==> flow/design.v <==
module CRC(
input           clk,         
input           rst_n,       
input  [23:0]   Din,         
input           valid,       
input  [15:0]   size,        
output [14:0]   checksum,    
output          done         
);
reg [5:0] shift_count;       
reg [5:0] limit;             
wire [1:0] extra;            
wire [4:0] offset;           
wire finish;                 
reg [15:0] crc;                                    
localparam [15:0] polynomial = 16'b1100010110011001;      
reg CS, NS;
parameter IDLE = 1'b0, FIND = 1'b1;
always @(posedge clk or negedge rst_n)
begin
 if(~rst_n)
  CS <= IDLE;
 else CS <= NS;
end
always @(posedge clk)
begin
 case(CS)
  IDLE:
  begin
   crc <= (valid) ? (Din >> offset) : 16'hffff;             
   shift_count <= 0;
  end
  FIND:
  begin
  if(crc[15] == 1'b0)                                              
  begin                                                            
   if(shift_count < offset)                                        
    crc <= {crc[14:0],Din[offset - (shift_count + 6'd1)]};            
   else crc <= crc << 1;
   shift_count <= shift_count + 6'd1;
  end
  else crc <= crc ^ polynomial;                                    
  end
 endcase
end
always @(*)
begin
 limit = 6'd15 + offset;
 case(CS)
  IDLE:
  begin
   if(valid)
    NS = FIND;
   else NS = IDLE;
  end
  FIND:
  begin
   if(finish)
    NS = IDLE;
   else NS = FIND;
  end
  default: NS = IDLE;
 endcase
end
assign extra = size[2:0] - 3'd2;
assign offset = {extra, 3'b000};
assign finish = ((shift_count == limit) && (crc[15] == 1'b0)) ? 1'b1 : 1'b0;
assign done = (CS == FIND) && finish;
assign checksum = crc[14:0];
endmodule
; ---- From RTL to reports: CRC
; The steps from the RTL of CRC to its reports follow in flow order.
; Line numbers count from 1 in the design file above.
; Not given: n/a
[design]
top = CRC
clock_port = clk
cell_library = sky130hd
corner = tt_025C_1v80

; ---- Word-level counts
; Counts by Yosys on the flattened word-level netlist (proc, flatten, opt, wreduce; memories kept). Register bits leave out memories and registers merged into their read ports (data or address). Print and check cells are left out. Cells with the same type and inputs are merged into one.
[classes]
addsub = 4
compare = 1
eq_ne = 2
n_shift = 2
n_mux = 10
n_logic = 3
reduce_logical = 2
[ops]
columns = cell, count
row1 = 16-bit case mux with 2-bit select, 1
row2 = 16-bit two-way mux, 2
row3 = 24-bit by 5-bit >> shifter with 16-bit output, 1
row4 = 24-bit by 6-bit indexed select with 1-bit output, 1
row5 = 6-bit case mux with 2-bit select, 1
row6 = 8-bit NOT, 1
row7 = 4-bit by 5-bit adder with 6-bit output (first input constant), 1
row8 = 5-bit by 6-bit subtractor with 6-bit output, 1
row9 = 6-bit by 1-bit adder with 6-bit output (second input constant), 1
row10 = 6-bit by 5-bit < comparator with 1-bit output, 1
row11 = 6-bit == test, 1
row12 = 6-bit two-way mux, 1
row13 = 1-bit two-way mux, 4
row14 = 1-bit logical AND, 2
row15 = 1-bit NOT, 2
row16 = 2-bit subtractor (second input constant), 1
row17 = 2-bit inequality test (second input constant), 1
row18 = 1-bit case mux with 2-bit select, 1
[word_totals]
reg_bits = 23
output_inout_bits = 16
wordCells = 28

; ---- Depth
; Depth = most cells in a row (Yosys ltp): at word level without a register or memory, in the mapped netlist without a sequential cell, where the memories' decode and read muxes count.
[depth]
ltp_word = 7
abc_area = 0
ltp_mapped = 9
ltp_nobuf = 8

; ---- Synthesis result
; The flow's flattened synthesis, as Yosys stat reports it; memories are mapped. The netlist is that of the ABC_AREA named above (0 if unset); the other value can give another one.
[mapped]
cells = 193
yosys_area_um2 = 1813.0
sequential_area_um2 = 605.6
ffs = 23
buf_cells = 29
[by_type]
columns = cell, count
row1 = sky130_fd_sc_hd__edfxtp_1, 14
row2 = sky130_fd_sc_hd__dfxtp_1, 8
row3 = sky130_fd_sc_hd__mux2i_1, 14
row4 = sky130_fd_sc_hd__buf_4, 15
row5 = sky130_fd_sc_hd__mux4_2, 5
row6 = sky130_fd_sc_hd__a21oi_1, 13
row7 = sky130_fd_sc_hd__nand2_1, 17
row8 = sky130_fd_sc_hd__ha_1, 5
row9 = sky130_fd_sc_hd__a311oi_1, 7
row10 = sky130_fd_sc_hd__nor2_1, 12
row11 = sky130_fd_sc_hd__o21ai_0, 9
row12 = sky130_fd_sc_hd__nor2b_1, 6
row13 = sky130_fd_sc_hd__o21a_1, 5
row14 = sky130_fd_sc_hd__nand3_1, 7
row15 = sky130_fd_sc_hd__xnor2_1, 4
row16 = sky130_fd_sc_hd__xor2_1, 4
row17 = sky130_fd_sc_hd__mux2_2, 3
row18 = sky130_fd_sc_hd__clkbuf_1, 8
; Not listed: further types 22, cells in them 37.

; ---- Worst setup path after synthesis
; OpenSTA on the mapped netlist: ideal clock, no wires. The path of least setup slack (recovery checks aside). Input and output delay are each 20% of the period. Register names are those of the netlist, which keeps one name where synthesis merged equal registers.
[synth_path]
path_kind = input -> output
start = input port size[1]
end = output port done
period_ns = 5.5
input_delay_ns = 1.100
output_delay_ns = 1.100
arrival_ns = 2.309
slack_ns = 2.091
delay_ns = 1.209
stages = 5
synth_period_reached_ns = 3.409
; "delay_ns" is the arrival time less input delay plus setup time.
; A path that ends at an output port has no setup time.
; "stages" counts driving pins, that of a launching flip-flop among them; a cell with two outputs on the path counts twice.
; "synth_period_reached_ns" = period - worst setup slack (recovery checks aside). The figure is calculated, with input and output delays left at 20% of the set period.
; The rows between start and end are the longest chain of elaborated cells between them; the timing report does not say that the signal goes this way. Where chains are equally long, one stands for them.
; Each line given opens the expression or statement behind the cell; cells for indexed reads and writes are added by Yosys, which also makes memories of some case tables.
[synth_via]
cell_sequence = sky130_fd_sc_hd__buf_2 > sky130_fd_sc_hd__inv_2 > sky130_fd_sc_hd__ha_1 > sky130_fd_sc_hd__xor2_1 > sky130_fd_sc_hd__nor4_1
elab_chain_len = 6
cone_cells = 6
cone_lines = 4
classes_between = add/sub (2); eq/ne (1); mux (1); reduce/logical (2)
[synth_lines]
columns = element, line
row1 = from (decl), 6  ; input  [15:0]   size,
row2 = 2-bit subtractor, 65  ; assign extra = size[2:0] - 3'd2;
row3 = 4-bit by 5-bit adder with 6-bit output, 48  ; limit = 6'd15 + offset;
row4 = 6-bit == test, 67  ; assign finish = ((shift_count == limit) && (crc[15] == 1'b0)) ? 1'b1 : 1'b0;
row5 = 1-bit logical AND, 67
row6 = 1-bit two-way mux, 67
row7 = 1-bit logical AND, 68  ; assign done = (CS == FIND) && finish;
row8 = to (decl), 8  ; output          done

; ---- Worst path after layout
; Path of least setup slack in the final report of job 1 (OpenROAD, finished layout, wires in). Where an end is a register, its clock arrival counts in the times.
[layout_path]
path_kind = input -> output
start = input port size[1]
end = output port done
period_ns = 5.5
input_delay_ns = 1.10
output_delay_ns = 1.10
arrival_ns = 3.36
slack_ns = 1.04
stages = 7
; The rows between start and end are the longest chain of elaborated cells between them; the timing report does not say that the signal goes this way. Where chains are equally long, one stands for them.
[layout_via]
cell_sequence = sky130_fd_sc_hd__clkdlybuf4s50_1 > sky130_fd_sc_hd__buf_4 > sky130_fd_sc_hd__inv_2 > sky130_fd_sc_hd__ha_1 > sky130_fd_sc_hd__xor2_1 > sky130_fd_sc_hd__nor4_2 > sky130_fd_sc_hd__clkdlybuf4s50_1
elab_chain_len = 6
cone_cells = 6
cone_lines = 4
classes_between = add/sub (2); eq/ne (1); mux (1); reduce/logical (2)
[layout_lines]
columns = element, line
row1 = from (decl), 6  ; input  [15:0]   size,
row2 = 2-bit subtractor, 65  ; assign extra = size[2:0] - 3'd2;
row3 = 4-bit by 5-bit adder with 6-bit output, 48  ; limit = 6'd15 + offset;
row4 = 6-bit == test, 67  ; assign finish = ((shift_count == limit) && (crc[15] == 1'b0)) ? 1'b1 : 1'b0;
row5 = 1-bit logical AND, 67
row6 = 1-bit two-way mux, 67
row7 = 1-bit logical AND, 68  ; assign done = (CS == FIND) && finish;
row8 = to (decl), 8  ; output          done

; Settings and measured results of 3 stored flow runs for module CRC (sky130hd), not sorted in any way. The constraints put input and output delay at 20% of the set period each and load the outputs with 0.01 pF.
; By "worst_path_ns" is meant the share of the clock period that the worst setup path is allowed (20% is reserved at inputs, 20% at outputs), minus its slack. Clock arrival times at its registers enter into it.
; "fin_power_mw" rests on the timing tool's default activity at the inputs, not on a simulated workload.

[job 1: settings]
ABC_AREA = 0
CELL_PAD_IN_SITES_GLOBAL_PLACEMENT = 2
CORE_MARGIN = 7
CORE_UTILIZATION = 42
CTS_CLUSTER_SIZE = 35
GPL_ROUTABILITY_DRIVEN = 0
MAX_ROUTING_LAYER = met4
MIN_ROUTING_LAYER = met1
PLACE_DENSITY_LB_ADDON = 0.1
SETUP_SLACK_MARGIN = 0.96
SLEW_MARGIN = 25
period_ns = 5.5
CAP_MARGIN = 20
[job 1: results]
stdcell_area_um2 = 2204.6
tns_setup_ns = 0.000
worst_path_ns = 2.26
timing.worst_path_kind = input -> output
timing.setup.ws_ns = 1.043
total_die_area_um2 = 6352.1
fin_power_mw = 1.185
synth_chip_area_um2 = 1813.0

[job 2: settings]
ABC_AREA = 1
CELL_PAD_IN_SITES_GLOBAL_PLACEMENT = 2
CORE_MARGIN = 7
CORE_UTILIZATION = 42
CTS_CLUSTER_SIZE = 46
GPL_ROUTABILITY_DRIVEN = 0
MAX_ROUTING_LAYER = met4
PLACE_DENSITY_LB_ADDON = 0.1
SETUP_SLACK_MARGIN = 0.96
SLEW_MARGIN = 25
period_ns = 5.5
CAP_MARGIN = 20
[job 2: results]
stdcell_area_um2 = 2272.2
tns_setup_ns = 0.000
worst_path_ns = 2.09
timing.worst_path_kind = input -> output
timing.setup.ws_ns = 1.213
total_die_area_um2 = 6543.2
fin_power_mw = 1.335
synth_chip_area_um2 = 1879.3

[job 3: settings]
CAP_MARGIN = 10
CELL_PAD_IN_SITES_GLOBAL_PLACEMENT = 0
CORE_MARGIN = 7
CTS_CLUSTER_DIAMETER = 239
CTS_CLUSTER_SIZE = 47
GPL_ROUTABILITY_DRIVEN = 0
GPL_TIMING_DRIVEN = 1
HOLD_SLACK_MARGIN = 0.1
MAX_ROUTING_LAYER = met4
PLACE_DENSITY = 0.39
SLEW_MARGIN = 0
period_ns = 5.5
CORE_UTILIZATION = 40
[job 3: results]
stdcell_area_um2 = 2208.4
tns_setup_ns = 0.000
worst_path_ns = 2.19
timing.worst_path_kind = input -> output
timing.setup.ws_ns = 1.112
total_die_area_um2 = 6613.8
fin_power_mw = 1.175
synth_chip_area_um2 = 1813.0
